==> flow/design.v <==
module PC(
    input [31:0]npc,
    input clk,
    input rst_n,
    input stall_PC,
    output [31:0]pc
);
reg rst_n_reg;
reg [31:0]pc_reg;
assign pc=pc_reg;
always@(posedge clk)
begin
    rst_n_reg<=rst_n;    
end
always@(posedge clk or negedge rst_n)
begin
    if(~rst_n)
    begin
        pc_reg <= 0;
    end
    else if(~rst_n_reg)
    begin
        pc_reg <=0;
    end
    else if(stall_PC)
    begin
        pc_reg<=pc_reg;
    end
    else
    begin
        pc_reg <= npc;
    end
end
endmodule
module NPC(
    input [31:0]pc,
    input [31:0]c,
    input npc_op,
    output [31:0]pc_4,
    output [31:0]npc
);
reg [31:0]pc_4_reg;
reg [31:0]npc_reg;
assign pc_4=pc_4_reg;
assign npc=npc_reg;
always@(*)
begin
    pc_4_reg=pc+4;
end
always@(*)
begin
    case (npc_op)
        1'b0:
        begin
            npc_reg=pc+4;
        end 
        1'b1:
        begin
            npc_reg=c;
        end
        default: npc_reg=pc+4;
    endcase
end
endmodule
module RF(
    input [31:0]wD,
    input rst_n,
    input [4:0]wR,
    input [4:0]rR1,
    input [4:0]rR2,
    input we,
    input clk,
    output [31:0]rD1,
    output [31:0]rD2,
    output wire [31:0]rdata_19
);
reg [31:0]dataReg[31:0];
assign rD1 = (rR1 == 5'b0)?32'b0:dataReg[rR1];
assign rD2 = (rR2 == 5'b0)?32'b0:dataReg[rR2];
assign rdata_19 = dataReg[19];
always @(posedge clk or negedge rst_n) 
begin
    if(!rst_n)
    begin
        dataReg[0]  <= 32'b0;
        dataReg[1]  <= 32'b0;
        dataReg[2]  <= 32'b0;
        dataReg[3]  <= 32'b0;
        dataReg[4]  <= 32'b0;
        dataReg[5]  <= 32'b0;
        dataReg[6]  <= 32'b0;
        dataReg[7]  <= 32'b0;
        dataReg[8]  <= 32'b0;
        dataReg[9]  <= 32'b0;
        dataReg[10] <= 32'b0;
        dataReg[11] <= 32'b0;
        dataReg[12] <= 32'b0;
        dataReg[13] <= 32'b0;
        dataReg[14] <= 32'b0;
        dataReg[15] <= 32'b0;
        dataReg[16] <= 32'b0;
        dataReg[17] <= 32'b0;
        dataReg[18] <= 32'b0;
        dataReg[19] <= 32'b0;
        dataReg[20] <= 32'b0;
        dataReg[21] <= 32'b0;
        dataReg[22] <= 32'b0;
        dataReg[23] <= 32'b0;
        dataReg[24] <= 32'b0;
        dataReg[25] <= 32'b0;
        dataReg[26] <= 32'b0;
        dataReg[27] <= 32'b0;
        dataReg[28] <= 32'b0;
        dataReg[29] <= 32'b0;
        dataReg[30] <= 32'b0;
        dataReg[31] <= 32'b0;
    end
    else if(we && wR<32)
    begin
        dataReg[wR]<=wD;    
    end    
end
endmodule
module SEXT(
    input [24:0]din,
    input [2:0]sext_op,
    output [31:0]ext
);
reg [31:0] ext_reg;
assign ext=ext_reg;
always@(*)
begin
    case (sext_op)
        3'b000: 
        begin
            ext_reg={{20{din[24]}},din[24:13]};
        end
        3'b001: 
        begin
            ext_reg={{20{din[24]}},din[24:18],din[4:0]};
        end
        3'b010: 
        begin
            ext_reg={din[24:5],{12{1'b0}}};
        end
        3'b011: 
        begin
            ext_reg={{12{din[24]}},din[12:5],din[13],din[23:14],1'b0};
        end
        3'b100:
        begin
            ext_reg={{20{din[24]}},din[0],din[23:18],din[4:1],1'b0};
        end
        default: 
            ext_reg={{7{1'b0}},din[24:0]};
    endcase
end
endmodule
module Control(
    input [31:0]inst,
    input breq,
    input brlt,
    output npc_op,
    output rf_we,
    output brun,
    output asel,
    output bsel,
    output [1:0]wbsel,
    output dram_we,
    output [3:0]alu_op,
    output [2:0]sext_op,
    output reg rR1_use,
    output reg rR2_use
);
wire [10:0] op;
reg npc_op_reg;
reg rf_we_reg;
reg asel_reg;
reg bsel_reg;
reg [1:0]wbsel_reg;
reg dram_we_reg;
reg [3:0]alu_op_reg;
reg [2:0]sext_op_reg;
assign npc_op=npc_op_reg;
assign rf_we=rf_we_reg;
assign asel=asel_reg;
assign bsel=bsel_reg;
assign wbsel=wbsel_reg;
assign dram_we=dram_we_reg;
assign alu_op=alu_op_reg;
assign sext_op=sext_op_reg;
assign op = {inst[30],inst[14:12],inst[6:0]};
always@(*)
begin
    case (op)
        11'b00001100111:
        begin
            npc_op_reg=1;
        end
        11'b10001100111:
        begin
            npc_op_reg=1;
        end
        11'b00001100011:
        begin
            if (breq==1) 
            begin
                npc_op_reg=1;    
            end
            else
            begin
                npc_op_reg=0;
            end
        end
        11'b10001100011:
        begin
            if (breq==1) 
            begin
                npc_op_reg=1;    
            end
            else
            begin
                npc_op_reg=0;
            end
        end
        11'b00011100011:
        begin
            if (breq==1) 
            begin
                npc_op_reg=0;    
            end
            else
            begin
                npc_op_reg=1;
            end
        end
        11'b10011100011:
        begin
            if (breq==1) 
            begin
                npc_op_reg=0;    
            end
            else
            begin
                npc_op_reg=1;
            end
        end
        11'b01001100011:
        begin
            if (brlt==1) 
            begin
                npc_op_reg=1;    
            end
            else
            begin
                npc_op_reg=0;
            end
        end
        11'b11001100011:
        begin
            if (brlt==1) 
            begin
                npc_op_reg=1;    
            end
            else
            begin
                npc_op_reg=0;
            end
        end
        11'b01011100011:
        begin
            if (brlt==1) 
            begin
                npc_op_reg=0;    
            end
            else
            begin
                npc_op_reg=1;
            end
        end
        11'b11011100011:
        begin
            if (brlt==1) 
            begin
                npc_op_reg=0;    
            end
            else
            begin
                npc_op_reg=1;
            end
        end
        default:
        begin
            case (op[6:0])
                7'b1101111: 
                begin
                    npc_op_reg=1;
                end
                default: npc_op_reg=0;
            endcase
        end
    endcase
end
always@(*)
begin
    sext_op_reg=0;
    case(op)
        11'b00000110011:
        begin
            alu_op_reg=0;
            rf_we_reg=1;
            asel_reg=1;
            bsel_reg=0;
            dram_we_reg=0;
            wbsel_reg=1;
            rR1_use=1;
            rR2_use=1;
        end
        11'b10000110011:
        begin
            alu_op_reg=1;
            rf_we_reg=1;
            asel_reg=1;
            bsel_reg=0;
            dram_we_reg=0;
            wbsel_reg=1;
            rR1_use=1;
            rR2_use=1;
        end
        11'b01110110011:
        begin
            alu_op_reg=2;
            rf_we_reg=1;
            asel_reg=1;
            bsel_reg=0;
            dram_we_reg=0;
            wbsel_reg=1;
            rR1_use=1;
            rR2_use=1;
        end
        11'b01100110011:
        begin
            alu_op_reg=3;
            rf_we_reg=1;
            asel_reg=1;
            bsel_reg=0;
            dram_we_reg=0;
            wbsel_reg=1;
            rR1_use=1;
            rR2_use=1;
        end
        11'b01000110011:
        begin
            alu_op_reg=4;
            rf_we_reg=1;
            asel_reg=1;
            bsel_reg=0;
            dram_we_reg=0;
            wbsel_reg=1;
            rR1_use=1;
            rR2_use=1;
        end
        11'b00010110011:
        begin
            alu_op_reg=5;
            rf_we_reg=1;
            asel_reg=1;
            bsel_reg=0;
            dram_we_reg=0;
            wbsel_reg=1;
            rR1_use=1;
            rR2_use=1;
        end
        11'b01010110011:
        begin
            alu_op_reg=6;
            rf_we_reg=1;
            asel_reg=1;
            bsel_reg=0;
            dram_we_reg=0;
            wbsel_reg=1;
            rR1_use=1;
            rR2_use=1;
        end
        11'b11010110011:
        begin
            alu_op_reg=7;
            rf_we_reg=1;
            asel_reg=1;
            bsel_reg=0;
            dram_we_reg=0;
            wbsel_reg=1;
            rR1_use=1;
            rR2_use=1;
        end
        11'b00000010011:
        begin
            alu_op_reg=0;
            sext_op_reg=0;
            rf_we_reg=1;
            asel_reg=1;
            bsel_reg=1;
            dram_we_reg=0;
            wbsel_reg=1;
            rR1_use=1;
            rR2_use=0;
        end
        11'b10000010011:
        begin
            alu_op_reg=0;
            sext_op_reg=0;
            rf_we_reg=1;
            asel_reg=1;
            bsel_reg=1;
            dram_we_reg=0;
            wbsel_reg=1;
            rR1_use=1;
            rR2_use=0;
        end
        11'b01110010011:
        begin
            alu_op_reg=2;
            sext_op_reg=0;
            rf_we_reg=1;
            asel_reg=1;
            bsel_reg=1;
            dram_we_reg=0;
            wbsel_reg=1;
            rR1_use=1;
            rR2_use=0;
        end
        11'b11110010011:
        begin
            alu_op_reg=2;
            sext_op_reg=0;
            rf_we_reg=1;
            asel_reg=1;
            bsel_reg=1;
            dram_we_reg=0;
            wbsel_reg=1;
            rR1_use=1;
            rR2_use=0;
        end
        11'b01100010011:
        begin
            alu_op_reg=3;
            sext_op_reg=0;
            rf_we_reg=1;
            asel_reg=1;
            bsel_reg=1;
            dram_we_reg=0;
            wbsel_reg=1;
            rR1_use=1;
            rR2_use=0;
        end
        11'b11100010011:
        begin
            alu_op_reg=3;
            sext_op_reg=0;
            rf_we_reg=1;
            asel_reg=1;
            bsel_reg=1;
            dram_we_reg=0;
            wbsel_reg=1;
            rR1_use=1;
            rR2_use=0;
        end
        11'b01000010011:
        begin
            alu_op_reg=4;
            sext_op_reg=0;
            rf_we_reg=1;
            asel_reg=1;
            bsel_reg=1;
            dram_we_reg=0;
            wbsel_reg=1;
            rR1_use=1;
            rR2_use=0;
        end
        11'b11000010011:
        begin
            alu_op_reg=4;
            sext_op_reg=0;
            rf_we_reg=1;
            asel_reg=1;
            bsel_reg=1;
            dram_we_reg=0;
            wbsel_reg=1;
            rR1_use=1;
            rR2_use=0;
        end
        11'b00010010011:
        begin
            alu_op_reg=5;
            sext_op_reg=0;
            rf_we_reg=1;
            asel_reg=1;
            bsel_reg=1;
            dram_we_reg=0;
            wbsel_reg=1;
            rR1_use=1;
            rR2_use=0;
        end
        11'b01010010011:
        begin
            alu_op_reg=6;
            sext_op_reg=0;
            rf_we_reg=1;
            asel_reg=1;
            bsel_reg=1;
            dram_we_reg=0;
            wbsel_reg=1;
            rR1_use=1;
            rR2_use=0;
        end
        11'b11010010011:
        begin
            alu_op_reg=7;
            sext_op_reg=0;
            rf_we_reg=1;
            asel_reg=1;
            bsel_reg=1;
            dram_we_reg=0;
            wbsel_reg=1;
            rR1_use=1;
            rR2_use=0;
        end
        11'b00100000011:
        begin
            alu_op_reg=0;
            sext_op_reg=0;
            rf_we_reg=1;
            asel_reg=1;
            bsel_reg=1;
            dram_we_reg=0;
            wbsel_reg=2;
            rR1_use=1;
            rR2_use=0;
        end
        11'b10100000011:
        begin
            alu_op_reg=0;
            sext_op_reg=0;
            rf_we_reg=1;
            asel_reg=1;
            bsel_reg=1;
            dram_we_reg=0;
            wbsel_reg=2;
            rR1_use=1;
            rR2_use=0;
        end
        11'b00001100111:
        begin
            alu_op_reg=0;
            sext_op_reg=0;
            rf_we_reg=1;
            asel_reg=1;
            bsel_reg=1;
            dram_we_reg=0;
            wbsel_reg=0;
            rR1_use=1;
            rR2_use=0;
        end
        11'b10001100111:
        begin
            alu_op_reg=0;
            sext_op_reg=0;
            rf_we_reg=1;
            asel_reg=1;
            bsel_reg=1;
            dram_we_reg=0;
            wbsel_reg=0;
            rR1_use=1;
            rR2_use=0;
        end
        11'b00100100011:
        begin
            alu_op_reg=0;
            sext_op_reg=1;
            rf_we_reg=0;
            asel_reg=1;
            bsel_reg=1;
            dram_we_reg=1;
            wbsel_reg=1;
            rR1_use=1;
            rR2_use=1;
        end
        11'b10100100011:
        begin
            alu_op_reg=0;
            sext_op_reg=1;
            rf_we_reg=0;
            asel_reg=1;
            bsel_reg=1;
            dram_we_reg=1;
            wbsel_reg=1;
            rR1_use=1;
            rR2_use=1;
        end
        11'b00001100011:
        begin
            alu_op_reg=0;
            sext_op_reg=4;
            rf_we_reg=0;
            asel_reg=0;
            bsel_reg=1;
            dram_we_reg=0;
            wbsel_reg=1;
            rR1_use=1;
            rR2_use=1;
        end
        11'b10001100011:
        begin
            alu_op_reg=0;
            sext_op_reg=4;
            rf_we_reg=0;
            asel_reg=0;
            bsel_reg=1;
            dram_we_reg=0;
            wbsel_reg=1;
            rR1_use=1;
            rR2_use=1;
        end
        11'b00011100011:
        begin
            alu_op_reg=0;
            sext_op_reg=4;
            rf_we_reg=0;
            asel_reg=0;
            bsel_reg=1;
            dram_we_reg=0;
            wbsel_reg=1;
            rR1_use=1;
            rR2_use=1;
        end
        11'b10011100011:
        begin
            alu_op_reg=0;
            sext_op_reg=4;
            rf_we_reg=0;
            asel_reg=0;
            bsel_reg=1;
            dram_we_reg=0;
            wbsel_reg=1;
            rR1_use=1;
            rR2_use=1;
        end
        11'b01001100011:
        begin
            alu_op_reg=0;
            sext_op_reg=4;
            rf_we_reg=0;
            asel_reg=0;
            bsel_reg=1;
            dram_we_reg=0;
            wbsel_reg=1;
            rR1_use=1;
            rR2_use=1;
        end
        11'b11001100011:
        begin
            alu_op_reg=0;
            sext_op_reg=4;
            rf_we_reg=0;
            asel_reg=0;
            bsel_reg=1;
            dram_we_reg=0;
            wbsel_reg=1;
            rR1_use=1;
            rR2_use=1;
        end
        11'b01011100011:
        begin
            alu_op_reg=0;
            sext_op_reg=4;
            rf_we_reg=0;
            asel_reg=0;
            bsel_reg=1;
            dram_we_reg=0;
            wbsel_reg=1;
            rR1_use=1;
            rR2_use=1;
        end
        11'b11011100011:
        begin
            alu_op_reg=0;
            sext_op_reg=4;
            rf_we_reg=0;
            asel_reg=0;
            bsel_reg=1;
            dram_we_reg=0;
            wbsel_reg=1;
            rR1_use=1;
            rR2_use=1;
        end
        default:
        begin
            case (op[6:0])
                7'b0110111: 
                begin
                    alu_op_reg=8;
                    sext_op_reg=2;
                    rf_we_reg=1;
                    asel_reg=0;
                    bsel_reg=1;
                    dram_we_reg=0;
                    wbsel_reg=1;
                    rR1_use=0;
                    rR2_use=0;
                end
                7'b1101111: 
                begin
                    alu_op_reg=0;
                    sext_op_reg=3;
                    rf_we_reg=1;
                    asel_reg=0;
                    bsel_reg=1;
                    dram_we_reg=0;
                    wbsel_reg=0;
                    rR1_use=0;
                    rR2_use=0;
                end
                default:
                begin
                    alu_op_reg=15;
                    sext_op_reg=0;
                    rf_we_reg=0;
                    asel_reg=1;
                    bsel_reg=0;
                    dram_we_reg=0;
                    wbsel_reg=1;
                    rR1_use=0;
                    rR2_use=0;
                end
            endcase
        end
    endcase
end
endmodule
module BC(
    input [31:0]a,
    input [31:0]b,
    input BrUn,
    output BrEq,
    output BrLt
);
reg BrEq_reg;
reg BrLt_reg;
assign BrEq = BrEq_reg;
assign BrLt = BrLt_reg;
always@(*)
begin
    if(a==b)
    begin
        BrEq_reg = 1;
        BrLt_reg = 0;
    end
    else if($signed(a)<$signed(b))
    begin
        BrLt_reg = 1;
        BrEq_reg = 0;
    end
    else
    begin
        BrEq_reg = 0;
        BrLt_reg = 0;
    end
end
endmodule
module ALU(
    input [31:0]a,
    input [31:0]b,
    input [3:0]op,
    output [31:0]c
);
reg [31:0]c_reg;
wire [4:0] shift;
assign c=c_reg;
assign shift = b[4:0];
always@(*)
begin
    case(op)
        4'b0000:
        begin
            c_reg=a+b;
        end
        4'b0001:
        begin
            c_reg=a-b;
        end
        4'b0010:
        begin
            c_reg=a&b;
        end
        4'b0011:
        begin
            c_reg=a|b;
        end
        4'b0100:
        begin
            c_reg=a^b;
        end
        4'b0101:
        begin
            case(shift)
                5'd00: c_reg = a;
                5'd01: c_reg = a << 01;
                5'd02: c_reg = a << 02;
                5'd03: c_reg = a << 03;
                5'd04: c_reg = a << 04;
                5'd05: c_reg = a << 05;
                5'd06: c_reg = a << 06;
                5'd07: c_reg = a << 07;
                5'd08: c_reg = a << 08;
                5'd09: c_reg = a << 09;
                5'd10: c_reg = a << 10;
                5'd11: c_reg = a << 11;
                5'd12: c_reg = a << 12;
                5'd13: c_reg = a << 13;
                5'd14: c_reg = a << 14;
                5'd15: c_reg = a << 15;
                5'd16: c_reg = a << 16;
                5'd17: c_reg = a << 17;
                5'd18: c_reg = a << 18;
                5'd19: c_reg = a << 19;
                5'd20: c_reg = a << 20;
                5'd21: c_reg = a << 21;
                5'd22: c_reg = a << 22;
                5'd23: c_reg = a << 23;
                5'd24: c_reg = a << 24;
                5'd25: c_reg = a << 25;
                5'd26: c_reg = a << 26;
                5'd27: c_reg = a << 27;
                5'd28: c_reg = a << 28;
                5'd29: c_reg = a << 29;
                5'd30: c_reg = a << 30;
                5'd31: c_reg = a << 31;
                default: c_reg = a;
            endcase
        end
        4'b0110:
        begin
            case(shift)
                5'd00: c_reg = a;
                5'd01: c_reg = a >> 01;
                5'd02: c_reg = a >> 02;
                5'd03: c_reg = a >> 03;
                5'd04: c_reg = a >> 04;
                5'd05: c_reg = a >> 05;
                5'd06: c_reg = a >> 06;
                5'd07: c_reg = a >> 07;
                5'd08: c_reg = a >> 08;
                5'd09: c_reg = a >> 09;
                5'd10: c_reg = a >> 10;
                5'd11: c_reg = a >> 11;
                5'd12: c_reg = a >> 12;
                5'd13: c_reg = a >> 13;
                5'd14: c_reg = a >> 14;
                5'd15: c_reg = a >> 15;
                5'd16: c_reg = a >> 16;
                5'd17: c_reg = a >> 17;
                5'd18: c_reg = a >> 18;
                5'd19: c_reg = a >> 19;
                5'd20: c_reg = a >> 20;
                5'd21: c_reg = a >> 21;
                5'd22: c_reg = a >> 22;
                5'd23: c_reg = a >> 23;
                5'd24: c_reg = a >> 24;
                5'd25: c_reg = a >> 25;
                5'd26: c_reg = a >> 26;
                5'd27: c_reg = a >> 27;
                5'd28: c_reg = a >> 28;
                5'd29: c_reg = a >> 29;
                5'd30: c_reg = a >> 30;
                5'd31: c_reg = a >> 31;
                default: c_reg = a;
            endcase
        end
        4'b0111:
        begin
            case(shift)
                5'd00: c_reg = a;
                5'd01: c_reg = $signed(a) >>> 01;
                5'd02: c_reg = $signed(a) >>> 02;
                5'd03: c_reg = $signed(a) >>> 03;
                5'd04: c_reg = $signed(a) >>> 04;
                5'd05: c_reg = $signed(a) >>> 05;
                5'd06: c_reg = $signed(a) >>> 06;
                5'd07: c_reg = $signed(a) >>> 07;
                5'd08: c_reg = $signed(a) >>> 08;
                5'd09: c_reg = $signed(a) >>> 09;
                5'd10: c_reg = $signed(a) >>> 10;
                5'd11: c_reg = $signed(a) >>> 11;
                5'd12: c_reg = $signed(a) >>> 12;
                5'd13: c_reg = $signed(a) >>> 13;
                5'd14: c_reg = $signed(a) >>> 14;
                5'd15: c_reg = $signed(a) >>> 15;
                5'd16: c_reg = $signed(a) >>> 16;
                5'd17: c_reg = $signed(a) >>> 17;
                5'd18: c_reg = $signed(a) >>> 18;
                5'd19: c_reg = $signed(a) >>> 19;
                5'd20: c_reg = $signed(a) >>> 20;
                5'd21: c_reg = $signed(a) >>> 21;
                5'd22: c_reg = $signed(a) >>> 22;
                5'd23: c_reg = $signed(a) >>> 23;
                5'd24: c_reg = $signed(a) >>> 24;
                5'd25: c_reg = $signed(a) >>> 25;
                5'd26: c_reg = $signed(a) >>> 26;
                5'd27: c_reg = $signed(a) >>> 27;
                5'd28: c_reg = $signed(a) >>> 28;
                5'd29: c_reg = $signed(a) >>> 29;
                5'd30: c_reg = $signed(a) >>> 30;
                5'd31: c_reg = $signed(a) >>> 31;
                default: c_reg = a;
            endcase
        end
        4'b1000:
        begin
            c_reg=b;
        end
        default:c_reg=a;
    endcase
end
endmodule
module hazard_ctrl(
    input   [4:0] wR_EX,
    input   [4:0] wR_MEM,
    input   [4:0] wR_WB,
    input   rf_we_EX,
    input   rf_we_MEM,
    input   rf_we_WB,
    input   [4:0] rR1_ID,
    input   [4:0] rR2_ID,
    input   rR1_use,
    input   rR2_use,
    input   [31:0] pc4_EX,
    input   [31:0] c_EX,
    input   [31:0] wD_MEM,
    input   [31:0] wD_WB,
    input   [1:0] WBsel_EX,
    input   npc_op_EX,
    output  reg [31:0] rD1_fw,
    output  reg [31:0] rD2_fw,
    output  rD1_fw_op,
    output  rD2_fw_op,
    output  reg stall_PC,
    output  reg stall_IF_ID,
    output  reg flush_IF_ID,
    output  reg flush_ID_EX
);
wire [31:0] wD_EX = (WBsel_EX==0)?pc4_EX:c_EX;
wire r1_wb_hazard_EX,r1_wb_hazard_MEM,r1_wb_hazard_WB;
wire r2_wb_hazard_EX,r2_wb_hazard_MEM,r2_wb_hazard_WB;
assign rD1_fw_op=((r1_wb_hazard_EX&(WBsel_EX!=1))|r1_wb_hazard_MEM|r1_wb_hazard_WB);
assign rD2_fw_op=((r2_wb_hazard_EX&(WBsel_EX!=1))|r2_wb_hazard_MEM|r2_wb_hazard_WB);
assign r1_wb_hazard_EX = ((wR_EX==rR1_ID)&rf_we_EX&rR1_use&(wR_EX!=5'b0));
assign r1_wb_hazard_MEM= ((wR_MEM==rR1_ID)&rf_we_MEM&rR1_use&(wR_MEM!=5'b0));
assign r1_wb_hazard_WB = ((wR_WB==rR1_ID)&rf_we_WB&rR1_use&(wR_WB!=5'b0));
assign r2_wb_hazard_EX = ((wR_EX==rR2_ID)&rf_we_EX&rR2_use&(wR_EX!=5'b0));
assign r2_wb_hazard_MEM= ((wR_MEM==rR2_ID)&rf_we_MEM&rR2_use&(wR_MEM!=5'b0));
assign r2_wb_hazard_WB = ((wR_WB==rR2_ID)&rf_we_WB&rR2_use&(wR_WB!=5'b0));
always@(*)
begin
    if(r1_wb_hazard_EX) rD1_fw=wD_EX;
    else if(r1_wb_hazard_MEM) rD1_fw=wD_MEM;
    else if(r1_wb_hazard_WB) rD1_fw=wD_WB;
    else    rD1_fw=0;
end
always@(*)
begin
    if(r2_wb_hazard_EX) rD2_fw=wD_EX;
    else if(r2_wb_hazard_MEM) rD2_fw=wD_MEM;
    else if(r2_wb_hazard_WB) rD2_fw=wD_WB;
    else    rD2_fw=0;
end
wire load_hazard = ((r1_wb_hazard_EX | r2_wb_hazard_EX)&(WBsel_EX==1));
always@(*)
begin
    if(load_hazard) stall_PC=1;
    else    stall_PC=0;
end
always@(*)
begin
    if(load_hazard) stall_IF_ID=1;
    else    stall_IF_ID=0;
end
wire ctrl_hazard = npc_op_EX;
always@(*)
begin
    if(ctrl_hazard) flush_IF_ID=1;
    else    flush_IF_ID=0;
end
always@(*)
begin
    if(ctrl_hazard) flush_ID_EX=1;
    else if(load_hazard)    flush_ID_EX=1;
    else    flush_ID_EX=0;
end
endmodule
module Reg_IF_ID(
    input   clk,
    input   rst_n,
    input   [31:0]inst_IF,
    input   [31:0]pc_IF,
    input   [31:0]pc4_IF,
    input   stall_IF_ID,
    input   flush_IF_ID,
    output  reg [31:0]inst_ID,
    output  reg [31:0]pc_ID,
    output  reg [31:0]pc4_ID
);
always@(posedge clk or negedge rst_n)
begin
    if(~rst_n)
    begin
        inst_ID<=0;
    end
    else if(flush_IF_ID)
    begin
        inst_ID<=0;
    end
    else if(stall_IF_ID)
    begin
        inst_ID<=inst_ID;
    end
    else
    begin
        inst_ID<=inst_IF;
    end
end
always@(posedge clk or negedge rst_n)
begin
    if(~rst_n)
    begin
        pc_ID<=0;
    end
    else if(flush_IF_ID)
    begin
        pc_ID<=0;
    end
    else if(stall_IF_ID)
    begin
        pc_ID<=pc_ID;
    end
    else
    begin
        pc_ID<=pc_IF;
    end
end
always@(posedge clk or negedge rst_n)
begin
    if(~rst_n)
    begin
        pc4_ID<=0;
    end
    else if(flush_IF_ID)
    begin
        pc4_ID<=0;
    end
    else if(stall_IF_ID)
    begin
        pc4_ID<=pc4_ID;
    end
    else
    begin
        pc4_ID<=pc4_IF;
    end
end
endmodule
module Reg_ID_EX(
    input   clk,
    input   rst_n,
    input   [31:0]pc_ID,
    input   [31:0]pc4_ID,
    input   [31:0]rD1_ID,
    input   [31:0]rD2_ID,
    input   [31:0]ext_ID,
    input   [4:0]wR_ID,
    input   Bsel_ID,
    input   Asel_ID,
    input   [3:0]Alu_op_ID,
    input   RF_we_ID,
    input   Dram_we_ID,
    input   [1:0]WBsel_ID,
    input   npc_op_ID,
    input   flush_ID_EX,
    input   [31:0]rD1_fw,
    input   [31:0]rD2_fw,
    input   rD1_fw_op,
    input   rD2_fw_op,
    output  reg [31:0]pc_EX,
    output  reg [31:0]pc4_EX,
    output  reg [31:0]rD1_EX,
    output  reg [31:0]rD2_EX,
    output  reg [31:0]ext_EX,
    output  reg [4:0]wR_EX,
    output  reg Bsel_EX,
    output  reg Asel_EX,
    output  reg [3:0]Alu_op_EX,
    output  reg RF_we_EX,
    output  reg Dram_we_EX,
    output  reg [1:0]WBsel_EX,
    output  reg npc_op_EX
);
always@(posedge clk or negedge rst_n)
begin
    if(~rst_n)
    begin
        npc_op_EX<=0;
    end
    else
    begin
        npc_op_EX<=npc_op_ID;
    end
end
always@(posedge clk or negedge rst_n)
begin
    if(~rst_n)
    begin
        WBsel_EX<=0;
    end
    else if(flush_ID_EX)
    begin
        WBsel_EX<=0;
    end
    else
    begin
        WBsel_EX<=WBsel_ID;
    end
end
always@(posedge clk or negedge rst_n)
begin
    if(~rst_n)
    begin
        Dram_we_EX<=0;
    end
    else if(flush_ID_EX)
    begin
        Dram_we_EX<=0;
    end
    else
    begin
        Dram_we_EX<=Dram_we_ID;
    end
end
always@(posedge clk or negedge rst_n)
begin
    if(~rst_n)
    begin
        RF_we_EX<=0;
    end
    else if(flush_ID_EX)
    begin
        RF_we_EX<=0;
    end
    else
    begin
        RF_we_EX<=RF_we_ID;
    end
end
always@(posedge clk or negedge rst_n)
begin
    if(~rst_n)
    begin
        Alu_op_EX<=0;
    end
    else if(flush_ID_EX)
    begin
        Alu_op_EX<=0;
    end
    else
    begin
        Alu_op_EX<=Alu_op_ID;
    end
end
always@(posedge clk or negedge rst_n)
begin
    if(~rst_n)
    begin
        Asel_EX<=0;
    end
    else
    begin
        Asel_EX<=Asel_ID;
    end
end
always@(posedge clk or negedge rst_n)
begin
    if(~rst_n)
    begin
        Bsel_EX<=0;
    end
    else
    begin
        Bsel_EX<=Bsel_ID;
    end
end
always@(posedge clk or negedge rst_n)
begin
    if(~rst_n)
    begin
        wR_EX<=0;
    end
    else
    begin
        wR_EX<=wR_ID;
    end
end
always@(posedge clk or negedge rst_n)
begin
    if(~rst_n)
    begin
        pc_EX<=0;
    end
    else
    begin
        pc_EX<=pc_ID;
    end
end
always@(posedge clk or negedge rst_n)
begin
    if(~rst_n)
    begin
        pc4_EX<=0;
    end
    else
    begin
        pc4_EX<=pc4_ID;
    end
end
always@(posedge clk or negedge rst_n)
begin
    if(~rst_n)
    begin
        rD1_EX<=0;
    end
    else if(rD1_fw_op)
    begin
        rD1_EX<=rD1_fw;
    end
    else
    begin
        rD1_EX<=rD1_ID;
    end
end
always@(posedge clk or negedge rst_n)
begin
    if(~rst_n)
    begin
        rD2_EX<=0;
    end
    else if(rD2_fw_op)
    begin
        rD2_EX<=rD2_fw;
    end
    else
    begin
        rD2_EX<=rD2_ID;
    end
end
always@(posedge clk or negedge rst_n)
begin
    if(~rst_n)
    begin
        ext_EX<=0;
    end
    else
    begin
        ext_EX<=ext_ID;
    end
end
endmodule
module Reg_EX_MEM(
    input   clk,
    input   rst_n,
    input   [31:0]pc4_EX,
    input   [31:0]c_EX,
    input   [31:0]rD2_EX,
    input   [4:0]wR_EX,
    input   RF_we_EX,
    input   Dram_we_EX,
    input   [1:0]WBsel_EX,
    output  reg [31:0] pc4_MEM,
    output  reg [31:0] c_MEM,
    output  reg [31:0] rD2_MEM,
    output  reg [4:0] wR_MEM,
    output  reg RF_we_MEM,
    output  reg Dram_we_MEM,
    output  reg [1:0] WBsel_MEM
);
always@(posedge clk or negedge rst_n)
begin
    if(~rst_n)
    begin
        rD2_MEM<=0;
    end
    else
    begin
        rD2_MEM<=rD2_EX;
    end
end
always@(posedge clk or negedge rst_n)
begin
    if(~rst_n)
    begin
        pc4_MEM<=0;
    end
    else
    begin
        pc4_MEM<=pc4_EX;
    end
end
always@(posedge clk or negedge rst_n)
begin
    if(~rst_n)
    begin
        c_MEM<=0;
    end
    else
    begin
        c_MEM<=c_EX;
    end
end
always@(posedge clk or negedge rst_n)
begin
    if(~rst_n)
    begin
        wR_MEM<=0;
    end
    else
    begin
        wR_MEM<=wR_EX;
    end
end
always@(posedge clk or negedge rst_n)
begin
    if(~rst_n)
    begin
        RF_we_MEM<=0;
    end
    else
    begin
        RF_we_MEM<=RF_we_EX;
    end
end
always@(posedge clk or negedge rst_n)
begin
    if(~rst_n)
    begin
        Dram_we_MEM<=0;
    end
    else
    begin
        Dram_we_MEM<=Dram_we_EX;
    end
end
always@(posedge clk or negedge rst_n)
begin
    if(~rst_n)
    begin
        WBsel_MEM<=0;
    end
    else
    begin
        WBsel_MEM<=WBsel_EX;
    end
end
endmodule
module Reg_MEM_WB(
    input   clk,
    input   rst_n,
    input   [31:0]RF_wd_MEM,
    input   [4:0]wR_MEM,
    input   RF_we_MEM,
    output  reg [31:0] RF_wd_WB,
    output  reg [4:0] wR_WB,
    output  reg RF_we_WB
);
always@(posedge clk or negedge rst_n)
begin
    if(~rst_n)
    begin
        RF_wd_WB<=0;
    end
    else
    begin
        RF_wd_WB<=RF_wd_MEM;
    end
end
always@(posedge clk or negedge rst_n)
begin
    if(~rst_n)
    begin
        wR_WB<=0;
    end
    else
    begin
        wR_WB<=wR_MEM;
    end
end
always@(posedge clk or negedge rst_n)
begin
    if(~rst_n)
    begin
        RF_we_WB<=0;
    end
    else
    begin
        RF_we_WB<=RF_we_MEM;
    end
end
endmodule
module cpu_top(
    input wire clk,
    input wire rst_n,
    input wire [31:0] rData,
    input wire [31:0] inst,
    output wire [31:0] pc,
    output wire [31:0] display,
    output wire [31:0] addr,
    output wire [31:0] wData,
    output wire wen,
    output wire [31:0] rdata_19
);
wire [31:0] rdata_19_out;
assign rdata_19 = rdata_19_out;
assign display = inst;
wire [31:0] npc;
wire npc_op;
wire [31:0] pc_4;
wire [2:0] sext_op;
wire [31:0] ext;
wire rf_we;
wire [31:0] regData_1;
wire [31:0] regData_2;
wire [31:0] regData_wb;
wire brun;
wire breq;
wire brlt;
wire bsel;
wire asel;
wire [31:0] alu_a;
wire [31:0] alu_b;
wire [31:0] alu_c;
wire [3:0] alu_op;
wire dram_we;
wire [31:0] dram_rd;
wire [1:0] wbsel;
assign alu_a = (Asel_EX_con==1)?rD1_EX_con:pc_EX_con;
assign alu_b = (Bsel_EX_con==1)?ext_EX_con:rD2_EX_con;
assign regData_wb = (WBsel_MEM_con==0)?pc4_MEM_con:((WBsel_MEM_con==1)?c_MEM_con:dram_rd);
assign addr=c_MEM_con;
assign wData=rD2_MEM_con;
assign wen = Dram_we_MEM_con;
assign dram_rd=rData;
wire [31:0]inst_ID_con;
wire [31:0]pc_ID_con,pc_EX_con;
wire [31:0]pc4_ID_con,pc4_EX_con,pc4_MEM_con;
wire [31:0]rD1_EX_con,rD2_EX_con,rD2_MEM_con;
wire [31:0]ext_EX_con;
wire [4:0]wR_EX_con,wR_MEM_con,wR_WB_con;
wire Asel_EX_con,Bsel_EX_con;
wire [3:0]Alu_op_EX_con;
wire RF_we_EX_con,RF_we_MEM_con,RF_we_WB_con;
wire Dram_we_EX_con,Dram_we_MEM_con;
wire [1:0]WBsel_EX_con,WBsel_MEM_con;
wire [31:0]c_MEM_con;
wire [31:0]RF_wd_WB_con;
wire [31:0]rD1_fw_con,rD2_fw_con;
wire stall_PC_con,stall_IF_ID_con;
wire flush_IF_ID_con,flush_ID_EX_con;
wire rD1_fw_op_con,rD2_fw_op_con;
wire rR1_use_con,rR2_use_con;
wire npc_op_EX_con;
hazard_ctrl U_hazard_ctrl(
    .wR_EX(wR_EX_con),
    .wR_MEM(wR_MEM_con),
    .wR_WB(wR_WB_con),
    .rf_we_EX(RF_we_EX_con),
    .rf_we_MEM(RF_we_MEM_con),
    .rf_we_WB(RF_we_WB_con),
    .rR1_ID(inst_ID_con[19:15]),
    .rR2_ID(inst_ID_con[24:20]),
    .pc4_EX(pc4_EX_con),
    .c_EX(alu_c),
    .wD_MEM(regData_wb),
    .wD_WB(RF_wd_WB_con),
    .WBsel_EX(WBsel_EX_con),
    .npc_op_EX(npc_op_EX_con),
    .rR1_use(rR1_use_con),
    .rR2_use(rR2_use_con),
    .rD1_fw(rD1_fw_con),
    .rD2_fw(rD2_fw_con),
    .rD1_fw_op(rD1_fw_op_con),
    .rD2_fw_op(rD2_fw_op_con),
    .stall_PC(stall_PC_con),
    .stall_IF_ID(stall_IF_ID_con),
    .flush_IF_ID(flush_IF_ID_con),
    .flush_ID_EX(flush_ID_EX_con)
);
NPC npcImpl(
    .pc(pc),
    .c(alu_c),
    .npc_op(npc_op_EX_con),
    .pc_4(pc_4),
    .npc(npc)
);
PC pcImpl(
    .pc(pc),
    .clk(clk),
    .rst_n(rst_n),
    .stall_PC(stall_PC_con),
    .npc(npc)
);
Reg_IF_ID U_Reg_IF_ID(
    .clk(clk),
    .rst_n(rst_n),
    .inst_IF(inst),
    .pc_IF(pc),
    .pc4_IF(pc_4),
    .stall_IF_ID(stall_IF_ID_con),
    .flush_IF_ID(flush_IF_ID_con),
    .inst_ID(inst_ID_con),
    .pc_ID(pc_ID_con),
    .pc4_ID(pc4_ID_con)
);
RF rfImpl(
    .wD(RF_wd_WB_con),
    .wR(wR_WB_con),
    .rR1(inst_ID_con[19:15]),
    .rR2(inst_ID_con[24:20]),
    .we(RF_we_WB_con),
    .clk(clk),
    .rst_n(rst_n),
    .rD1(regData_1),
    .rD2(regData_2),
    .rdata_19(rdata_19_out)
);
SEXT sextImpl(
    .din(inst_ID_con[31:7]),
    .sext_op(sext_op),
    .ext(ext)
);
Reg_ID_EX U_Reg_ID_EX(
    .clk(clk),
    .rst_n(rst_n),
    .pc_ID(pc_ID_con),
    .pc4_ID(pc4_ID_con),
    .rD1_ID(regData_1),
    .rD2_ID(regData_2),
    .ext_ID(ext),
    .wR_ID(inst_ID_con[11:7]),
    .Bsel_ID(bsel),
    .Asel_ID(asel),
    .Alu_op_ID(alu_op),
    .RF_we_ID(rf_we),
    .Dram_we_ID(dram_we),
    .WBsel_ID(wbsel),
    .npc_op_ID(npc_op),
    .flush_ID_EX(flush_ID_EX_con),
    .rD1_fw(rD1_fw_con),
    .rD2_fw(rD2_fw_con),
    .rD1_fw_op(rD1_fw_op_con),
    .rD2_fw_op(rD2_fw_op_con),
    .npc_op_EX(npc_op_EX_con),
    .pc_EX(pc_EX_con),
    .pc4_EX(pc4_EX_con),
    .rD1_EX(rD1_EX_con),
    .rD2_EX(rD2_EX_con),
    .ext_EX(ext_EX_con),
    .wR_EX(wR_EX_con),
    .Bsel_EX(Bsel_EX_con),
    .Asel_EX(Asel_EX_con),
    .Alu_op_EX(Alu_op_EX_con),
    .RF_we_EX(RF_we_EX_con),
    .Dram_we_EX(Dram_we_EX_con),
    .WBsel_EX(WBsel_EX_con)
);
BC bcImpl(
    .a(regData_1),
    .b(regData_2),
    .BrUn(brun),
    .BrEq(breq),
    .BrLt(brlt)
);
ALU aluImpl(
    .a(alu_a),
    .b(alu_b),
    .op(Alu_op_EX_con),
    .c(alu_c)
);
Reg_EX_MEM U_Reg_EX_MEM(
    .clk(clk),
    .rst_n(rst_n),
    .pc4_EX(pc4_EX_con),
    .c_EX(alu_c),
    .rD2_EX(rD2_EX_con),
    .wR_EX(wR_EX_con),
    .RF_we_EX(RF_we_EX_con),
    .Dram_we_EX(Dram_we_EX_con),
    .WBsel_EX(WBsel_EX_con),
    .pc4_MEM(pc4_MEM_con),
    .c_MEM(c_MEM_con),
    .rD2_MEM(rD2_MEM_con),
    .wR_MEM(wR_MEM_con),
    .RF_we_MEM(RF_we_MEM_con),
    .Dram_we_MEM(Dram_we_MEM_con),
    .WBsel_MEM(WBsel_MEM_con)
);
Reg_MEM_WB U_Reg_MEM_WB(
    .clk(clk),
    .rst_n(rst_n),
    .RF_wd_MEM(regData_wb),
    .wR_MEM(wR_MEM_con),
    .RF_we_MEM(RF_we_MEM_con),
    .RF_wd_WB(RF_wd_WB_con),
    .wR_WB(wR_WB_con),
    .RF_we_WB(RF_we_WB_con)
);
Control controlImpl(
    .inst(inst_ID_con),
    .breq(breq),
    .brlt(brlt),
    .npc_op(npc_op),
    .rf_we(rf_we),
    .brun(brun),
    .asel(asel),
    .bsel(bsel),
    .wbsel(wbsel),
    .dram_we(dram_we),
    .alu_op(alu_op),
    .sext_op(sext_op),
    .rR1_use(rR1_use_con),
    .rR2_use(rR2_use_con)
);
endmodule
Appendix: tool output

=== Tool chain data of cpu_top ===
Tool output for the design above before and after an edit, in the order of the flow.
"before" refers to lines of the RTL above, "after" to lines of the edited file.
"change": "after" minus "before" as printed here.
Library cell names are shortened.
Not given: -

* Top module: cpu_top
* Clock: clk
* Library: sky130hd
* Corner: tt_025C_1v80

=== The edit ===
Unified diff, file above to edited file.
This change comes from a script, not from a designer. The edited design behaves differently; no optimisation was intended.

<pre>
@@ -941,5 +941,5 @@
     input   npc_op_EX,
     output  reg [31:0] rD1_fw,
-    output  reg [31:0] rD2_fw,
+    output  reg [15:0] rD2_fw,
     output  rD1_fw_op,
     output  rD2_fw_op,
</pre>

=== After elaboration ===
Counts by Yosys on the flattened word-level netlist (proc, flatten, opt, wreduce). Print and check cells are left out. Cells with the same type and inputs are merged into one.

{| class="wikitable"
|+ Word-level totals
! item !! before !! after !! change
|-
| elaborated cells || 404 || 404 || 0
|-
| bits in registers || 1440 || 1440 || 0
|-
| output and inout port bits || 161 || 161 || 0
|-
| input port bits || 66 || 66 || 0
|}

{| class="wikitable"
|+ Operators by class
! item !! before !! after !! change
|-
| equality and inequality tests || 183 || 183 || 0
|-
| $lt $le $gt $ge || 2 || 2 || 0
|-
| bitwise gates (word level) || 30 || 30 || 0
|-
| mux-type cells || 61 || 61 || 0
|-
| add/subtract/negate cells || 3 || 3 || 0
|-
| reduce/logical cells || 66 || 66 || 0
|}

{| class="wikitable"
|+ Operators by type and width
! cell !! before !! after !! change
|-
| 32-bit two-way mux || 23 || 20 || -3
|-
| 16-bit two-way mux || 0 || 3 || +3
|-
| 5-bit == test with constant B || 64 || 64 || 0
|-
| 5-bit by 4-bit == test with 1-bit output with constant B || 32 || 32 || 0
|-
| 2-bit AND reduction || 31 || 31 || 0
|-
| 1-bit AND || 21 || 21 || 0
|-
| 1-bit two-way mux || 19 || 19 || 0
|-
| 5-bit by 3-bit == test with 1-bit output with constant B || 16 || 16 || 0
|-
| 11-bit == test with constant B || 14 || 14 || 0
|-
| 2-bit OR reduction || 11 || 11 || 0
|-
| 11-bit by 10-bit == test with 1-bit output with constant B || 10 || 10 || 0
|-
| 5-bit by 2-bit == test with 1-bit output with constant B || 8 || 8 || 0
|-
| 5-bit == test || 6 || 6 || 0
|-
| 1-bit bitwise OR || 5 || 5 || 0
|-
| 4-bit by 3-bit == test with 1-bit output with constant B || 4 || 4 || 0
|-
| 5-bit by 1-bit == test with 1-bit output with constant B || 4 || 4 || 0
|-
| 11-bit by 8-bit == test with 1-bit output with constant B || 3 || 3 || 0
|-
| 5-bit logical NOT || 3 || 3 || 0
|-
| 1-bit case mux with 2-bit select || 3 || 3 || 0
|-
| 32-bit case mux with 32-bit select || 3 || 3 || 0
|-
| 5-bit nonzero test || 3 || 3 || 0
|-
| 3-bit OR reduction || 3 || 3 || 0
|-
| 11-bit by 7-bit == test with 1-bit output with constant B || 2 || 2 || 0
|-
| 11-bit by 9-bit == test with 1-bit output with constant B || 2 || 2 || 0
|-
| 2-bit by 1-bit == test with 1-bit output with constant B || 2 || 2 || 0
|-
| 3-bit by 2-bit == test with 1-bit output with constant B || 2 || 2 || 0
|-
| 4-bit by 2-bit == test with 1-bit output with constant B || 2 || 2 || 0
|-
| 2-bit logical NOT || 2 || 2 || 0
|}

The list need not be complete.

=== Logic depth ===
Longest topological path by Yosys (ltp), each cell counted once; first at word level (registers and memories cut), then after technology mapping (sequential cells cut; the memories' decode and read muxes count).

{| class="wikitable"
|+ Logic depth
! item !! before !! after !! change
|-
| depth after elaboration || 10 || 10 || 0
|-
| ABC_AREA || 0 || 0 || -
|-
| gate-level depth with buffers || 27 || 27 || 0
|-
| mapped depth without buffers || 20 || 21 || +1
|}

=== Synthesis result ===
Yosys stat after the flow's synthesis: flattened, memories mapped to cells. It holds for the ABC_AREA given above (unset counts as 0); a run with the other value may have another netlist.

{| class="wikitable"
|+ Mapped netlist
! item !! before !! after !! change
|-
| cell area after synthesis (um^2) || 80161.9 || 79535.0 || -626.9
|-
| flip-flop cells || 1441 || 1441 || 0
|-
| sequential area (um^2) || 36055.8 || 36055.8 || 0.0
|-
| cell count || 7772 || 7674 || -98
|-
| buffer cells || 798 || 773 || -25
|}

{| class="wikitable"
|+ Cell types
! cell type !! before !! after !! change
|-
| clkbuf_1 || 569 || 520 || -49
|-
| a21oi_1 || 393 || 348 || -45
|-
| a22oi_1 || 664 || 622 || -42
|-
| nor3_1 || 156 || 115 || -41
|-
| nand3_1 || 144 || 184 || +40
|-
| o22ai_1 || 193 || 162 || -31
|-
| o31ai_1 || 24 || 48 || +24
|-
| o21ai_1 || 13 || 35 || +22
|-
| o221ai_1 || 55 || 35 || -20
|-
| nand2_1 || 586 || 604 || +18
|-
| a31oi_1 || 53 || 37 || -16
|-
| o211ai_1 || 27 || 43 || +16
|-
| a22o_1 || 170 || 156 || -14
|-
| nand4_1 || 151 || 137 || -14
|-
| buf_2 || 85 || 99 || +14
|-
| nor2_1 || 345 || 333 || -12
|-
| a221oi_1 || 194 || 206 || +12
|-
| a21o_1 || 43 || 55 || +12
|}

The list need not be complete.
The figures by module come from a second, unflattened synthesis with its own total; it is not the netlist above.

{| class="wikitable"
|+ Second synthesis, totals
! item !! before !! after !! change
|-
| cells (unflattened synthesis) || 8552 || 8519 || -33
|-
| area (unflattened synthesis) (um^2) || 86641.8 || 86281.5 || -360.3
|}

Rows give one instance, submodules left out.

{| class="wikitable"
|+ By module, before
! module !! area (um^2) !! instances !! cells
|-
| RF || 51953.6 || 1 || 4705
|-
| ALU || 12562.0 || 1 || 2006
|-
| Reg_ID_EX || 5542.8 || 1 || 256
|-
| Reg_IF_ID || 3910.0 || 1 || 310
|-
| Reg_EX_MEM || 2627.5 || 1 || 105
|-
| hazard_ctrl || 2376.0 || 1 || 337
|-
| cpu_top || 2025.7 || 1 || 211
|-
| PC || 1423.9 || 1 || 104
|-
| NPC || 1188.6 || 1 || 178
|-
| Reg_MEM_WB || 950.9 || 1 || 38
|-
| BC || 840.8 || 1 || 117
|-
| SEXT || 774.5 || 1 || 119
|-
| Control || 465.4 || 1 || 66
|}

{| class="wikitable"
|+ By module, after
! module !! area (um^2) !! instances !! cells
|-
| RF || 51953.6 || 1 || 4705
|-
| ALU || 12562.0 || 1 || 2006
|-
| Reg_ID_EX || 5542.8 || 1 || 256
|-
| Reg_IF_ID || 3910.0 || 1 || 310
|-
| Reg_EX_MEM || 2627.5 || 1 || 105
|-
| cpu_top || 2029.4 || 1 || 212
|-
| hazard_ctrl || 2011.9 || 1 || 303
|-
| PC || 1423.9 || 1 || 104
|-
| NPC || 1188.6 || 1 || 178
|-
| Reg_MEM_WB || 950.9 || 1 || 38
|-
| BC || 840.8 || 1 || 117
|-
| SEXT || 774.5 || 1 || 119
|-
| Control || 465.4 || 1 || 66
|}

=== Worst setup path after synthesis ===
Source: OpenSTA report_checks on the synthesized netlist (no wires, ideal clock, input and output delay 20% of the period each), path of least setup slack; recovery checks are left aside. Register names are those of the netlist, which keeps one name where synthesis merged equal registers.

{| class="wikitable"
|+ Path after synthesis
! item !! before !! after !! change
|-
| path kind || register -> register || register -> register || -
|-
| start point || register U_Reg_ID_EX.Bsel_EX || register U_Reg_ID_EX.Bsel_EX || -
|-
| end point || register U_Reg_ID_EX.rD2_EX[16] || register U_Reg_ID_EX.rD1_EX[8] || -
|-
| path delay (ps) || 5143 || 5734 || +591
|-
| period (ps) || 8500 || 8500 || 0
|-
| time at the first pin (ps) || 0 || 0 || 0
|-
| stages || 23 || 25 || +2
|-
| path buffers || 7 || 7 || 0
|-
| library setup time (ps) || 129 || 132 || +3
|-
| data arrival time (ps) || 5014 || 5602 || +588
|-
| setup slack (ps) || 3356 || 2766 || -590
|-
| period reached after synthesis (ps) || 5144 || 5734 || +590
|}

"path delay" is the arrival time less input delay plus setup time.
"stages": output pins that drive a net of the path, with the launching flip-flop's if there is one; two outputs of one cell count as two.
"period reached after synthesis" is the clock period less the worst setup slack; recovery checks do not enter. This is arithmetic on one report: input and output delays are still those of the set period (20% each).
Between the ends stands the longest chain of elaborated cells between them, by number of cells; it is not shown to be the way that was timed. Of several equally long chains one is given.
Each line given opens the expression or statement behind the cell; cells for indexed reads and writes are added by Yosys, which also makes memories of some case tables.
A register here has more assigning lines than the two given.

On the way, after synthesis, before:
* Cell sequence: dfrtp_1 buf_6 buf_6 mux2i_4 inv_2 buf_6 buf_2 buf_2 buf_2 buf_2 ha_1 mux2_2 ha_1 a21o_1 a22o_1 a2111oi_1 a21oi_1 or3_1 a31oi_1 a21oi_1 o21ai_1 nor2_1 o41a_1
* Length of the longest elaborated chain: 7

{| class="wikitable"
|+ Ends and longest elaborated chain, after synthesis, before
! item !! RTL line !! text
|-
| start: declaration || 1097 || <nowiki>output  reg Bsel_EX,</nowiki>
|-
| start: assignment || 1191 || <nowiki>Bsel_EX<=0;</nowiki>
|-
| start: assignment || 1195 || <nowiki>Bsel_EX<=Bsel_ID;</nowiki>
|-
| 32-bit two-way mux || 1450 || <nowiki>assign alu_b = (Bsel_EX_con==1)?ext_EX_con:rD2_EX_con;</nowiki>
|-
| 5-bit == test || 881 || <nowiki>case(shift)</nowiki>
|-
| 32-bit case mux with 32-bit select || 881 ||
|-
| 32-bit case mux with 9-bit select || 782 || <nowiki>case(op)</nowiki>
|-
| 32-bit two-way mux || 951 || <nowiki>wire [31:0] wD_EX = (WBsel_EX==0)?pc4_EX:c_EX;</nowiki>
|-
| 32-bit two-way mux || 971 || <nowiki>if(r2_wb_hazard_EX) rD2_fw=wD_EX;</nowiki>
|-
| 32-bit two-way mux || 1252 || <nowiki>else if(rD2_fw_op)</nowiki>
|-
| end: assignment || 1254 || <nowiki>rD2_EX<=rD2_fw;</nowiki>
|-
| end: assignment || 1258 || <nowiki>rD2_EX<=rD2_ID;</nowiki>
|-
| end: declaration || 1094 || <nowiki>output  reg [31:0]rD2_EX,</nowiki>
|}

On the way, after synthesis, after:
* Cell sequence: dfrtp_1 buf_6 buf_4 buf_2 buf_2 mux2_2 inv_1 ha_1 clkbuf_1 buf_1 clkbuf_1 and2_1 ha_1 mux2_2 ha_1 o21a_1 a21oi_1 o31ai_1 mux2_2 a2111oi_0 a21o_1 a32oi_1 mux2_2 o21ai_1 o21ai_1
* Length of the longest elaborated chain: 7

{| class="wikitable"
|+ Ends and longest elaborated chain, after synthesis, after
! item !! RTL line !! text
|-
| start: declaration || 1097 || <nowiki>output  reg Bsel_EX,</nowiki>
|-
| start: assignment || 1191 || <nowiki>Bsel_EX<=0;</nowiki>
|-
| start: assignment || 1195 || <nowiki>Bsel_EX<=Bsel_ID;</nowiki>
|-
| 32-bit two-way mux || 1450 || <nowiki>assign alu_b = (Bsel_EX_con==1)?ext_EX_con:rD2_EX_con;</nowiki>
|-
| 5-bit == test || 881 || <nowiki>case(shift)</nowiki>
|-
| 32-bit case mux with 32-bit select || 881 ||
|-
| 32-bit case mux with 9-bit select || 782 || <nowiki>case(op)</nowiki>
|-
| 32-bit two-way mux || 951 || <nowiki>wire [31:0] wD_EX = (WBsel_EX==0)?pc4_EX:c_EX;</nowiki>
|-
| 32-bit two-way mux || 964 || <nowiki>if(r1_wb_hazard_EX) rD1_fw=wD_EX;</nowiki>
|-
| 32-bit two-way mux || 1237 || <nowiki>else if(rD1_fw_op)</nowiki>
|-
| end: assignment || 1239 || <nowiki>rD1_EX<=rD1_fw;</nowiki>
|-
| end: assignment || 1243 || <nowiki>rD1_EX<=rD1_ID;</nowiki>
|-
| end: declaration || 1093 || <nowiki>output  reg [31:0]rD1_EX,</nowiki>
|}

=== Worst path after layout ===
From the final timing report of each run of set A: the path of least setup slack in the routed layout; clock arrival at registers is part of the times.
The path's times are printed in steps of 10 ps; the period is the one set.

{| class="wikitable"
|+ Path post-layout
! item !! before !! after !! change
|-
| path kind || register -> register || register -> register || -
|-
| start point || register U_Reg_IF_ID.inst_ID[16] || register U_Reg_IF_ID.inst_ID[17] || -
|-
| end point || register U_Reg_ID_EX.npc_op_EX || register U_Reg_ID_EX.npc_op_EX || -
|-
| stages || 17 || 18 || +1
|-
| period (ps) || 7410 || 7410 || 0
|-
| path buffers || 1 || 1 || 0
|-
| setup slack (ps) || 650 || 990 || +340
|-
| data arrival time (ps) || 7470 || 7060 || -410
|-
| library setup time (ps) || 130 || 180 || +50
|-
| time at the first pin (ps) || 830 || 840 || +10
|}

Between the ends stands the longest chain of elaborated cells between them, by number of cells; it is not shown to be the way that was timed. Of several equally long chains one is given.
A register here has more assigning lines than the two given.

On the way, post-layout, before:
* Cell sequence: dfrtp_1 nand3_1 nor2_4 buf_4 a22o_1 a221oi_1 nand4_1 nor3_1 nor2_1 ha_1 nand4_1 nor3_1 nand3_1 a211oi_2 nor3_1 mux2i_1 nand3_1
* Length of the longest elaborated chain: 8

{| class="wikitable"
|+ Ends and longest elaborated chain, post-layout, before
! item !! RTL line !! text
|-
| start: declaration || 1008 || <nowiki>output  reg [31:0]inst_ID,</nowiki>
|-
| start: assignment || 1024 || <nowiki>inst_ID<=inst_ID;</nowiki>
|-
| start: assignment || 1028 || <nowiki>inst_ID<=inst_IF;</nowiki>
|-
| 5-bit == test || 78 || <nowiki>assign rD1 = (rR1 == 5'b0)?32'b0:dataReg[rR1];</nowiki>
|-
| 32-bit case mux with 31-bit select || 78 ||
|-
| 32-bit two-way mux || 78 ||
|-
| 32-bit less-than comparator || 758 || <nowiki>else if($signed(a)<$signed(b))</nowiki>
|-
| 1-bit two-way mux || 758 ||
|-
| 1-bit two-way mux || 753 || <nowiki>if(a==b)</nowiki>
|-
| 1-bit two-way mux || 283 || <nowiki>if (brlt==1)</nowiki>
|-
| 1-bit case mux with 5-bit select || 195 || <nowiki>case (op)</nowiki>
|-
| end: assignment || 1109 || <nowiki>npc_op_EX<=0;</nowiki>
|-
| end: assignment || 1113 || <nowiki>npc_op_EX<=npc_op_ID;</nowiki>
|-
| end: declaration || 1103 || <nowiki>output  reg npc_op_EX</nowiki>
|}

On the way, post-layout, after:
* Cell sequence: dfrtp_1 or3b_2 nor2_4 buf_4 a22oi_1 nand3_1 nor3_1 a21oi_1 ha_1 a21o_1 a21oi_1 o21ai_0 a211oi_1 nor4_1 or4_1 o211ai_1 xnor2_1 o21ai_0
* Length of the longest elaborated chain: 8

{| class="wikitable"
|+ Ends and longest elaborated chain, post-layout, after
! item !! RTL line !! text
|-
| start: declaration || 1008 || <nowiki>output  reg [31:0]inst_ID,</nowiki>
|-
| start: assignment || 1024 || <nowiki>inst_ID<=inst_ID;</nowiki>
|-
| start: assignment || 1028 || <nowiki>inst_ID<=inst_IF;</nowiki>
|-
| 5-bit == test || 78 || <nowiki>assign rD1 = (rR1 == 5'b0)?32'b0:dataReg[rR1];</nowiki>
|-
| 32-bit case mux with 31-bit select || 78 ||
|-
| 32-bit two-way mux || 78 ||
|-
| 32-bit less-than comparator || 758 || <nowiki>else if($signed(a)<$signed(b))</nowiki>
|-
| 1-bit two-way mux || 758 ||
|-
| 1-bit two-way mux || 753 || <nowiki>if(a==b)</nowiki>
|-
| 1-bit two-way mux || 283 || <nowiki>if (brlt==1)</nowiki>
|-
| 1-bit case mux with 5-bit select || 195 || <nowiki>case (op)</nowiki>
|-
| end: assignment || 1109 || <nowiki>npc_op_EX<=0;</nowiki>
|-
| end: assignment || 1113 || <nowiki>npc_op_EX<=npc_op_ID;</nowiki>
|-
| end: declaration || 1103 || <nowiki>output  reg npc_op_EX</nowiki>
|}

=== Layout results ===
Both versions went through the flow (Yosys, OpenROAD) with the same settings in each pair. Constraints: input delay and output delay 20% of the set period each, output load 0.01 pF.

Flow settings, set A:
* CORE_UTILIZATION: 30
* PLACE_DENSITY: 0.38
* period_ns: 7.41
* CAP_MARGIN: 20
* CORE_MARGIN: 2
* SLEW_MARGIN: 20

{| class="wikitable"
|+ Results, set A
! item !! before !! after !! change
|-
| worst hold slack in the final report (ps) || 343 || 352 || +9
|-
| standard-cell area after layout (um^2) || 94834.7 || 93825.0 || -1009.7
|-
| total negative setup slack (ps) || 0 || 0 || 0
|-
| setup slack of the worst path (ps) || 654 || 989 || +335
|-
| total design power (mW) || 19.439 || 18.703 || -0.736
|-
| achieved period (ps) || 6756 || 6421 || -335
|-
| post-layout utilization (%) || 35.7 || 35.5 || -0.2
|-
| die area (um^2) || 271358.0 || 269252.0 || -2106.0
|-
| mapped cell area after synthesis (um^2) || 80161.9 || 79535.0 || -626.9
|}

Flow settings, set B:
* ABC_AREA: 0
* CAP_MARGIN: 35
* CELL_PAD_IN_SITES_DETAIL_PLACEMENT: 2
* CORE_UTILIZATION: 31
* HOLD_SLACK_MARGIN: 0.09
* MAX_ROUTING_LAYER: met5
* PLACE_DENSITY_LB_ADDON: 0.23
* SETUP_SLACK_MARGIN: -0.96
* period_ns: 12.7
* CORE_MARGIN: 2
* SLEW_MARGIN: 20

{| class="wikitable"
|+ Results, set B
! item !! before !! after !! change
|-
| worst hold slack in the final report (ps) || 357 || 357 || 0
|-
| standard-cell area after layout (um^2) || 93658.6 || 93636.1 || -22.5
|-
| total negative setup slack (ps) || 0 || 0 || 0
|-
| setup slack of the worst path (ps) || 5640 || 5207 || -433
|-
| total design power (mW) || 11.131 || 11.095 || -0.036
|-
| achieved period (ps) || 7060 || 7493 || +433
|-
| post-layout utilization (%) || 36.5 || 36.8 || +0.3
|-
| die area (um^2) || 262672.0 || 260631.0 || -2041.0
|-
| mapped cell area after synthesis (um^2) || 80161.9 || 79535.0 || -626.9
|}

"achieved period" means the clock period less the worst setup slack. The figure is calculated, with input and output delays left at 20% of the set period.
"total design power" rests on the timing tool's default activity at the inputs, not on a simulated workload.
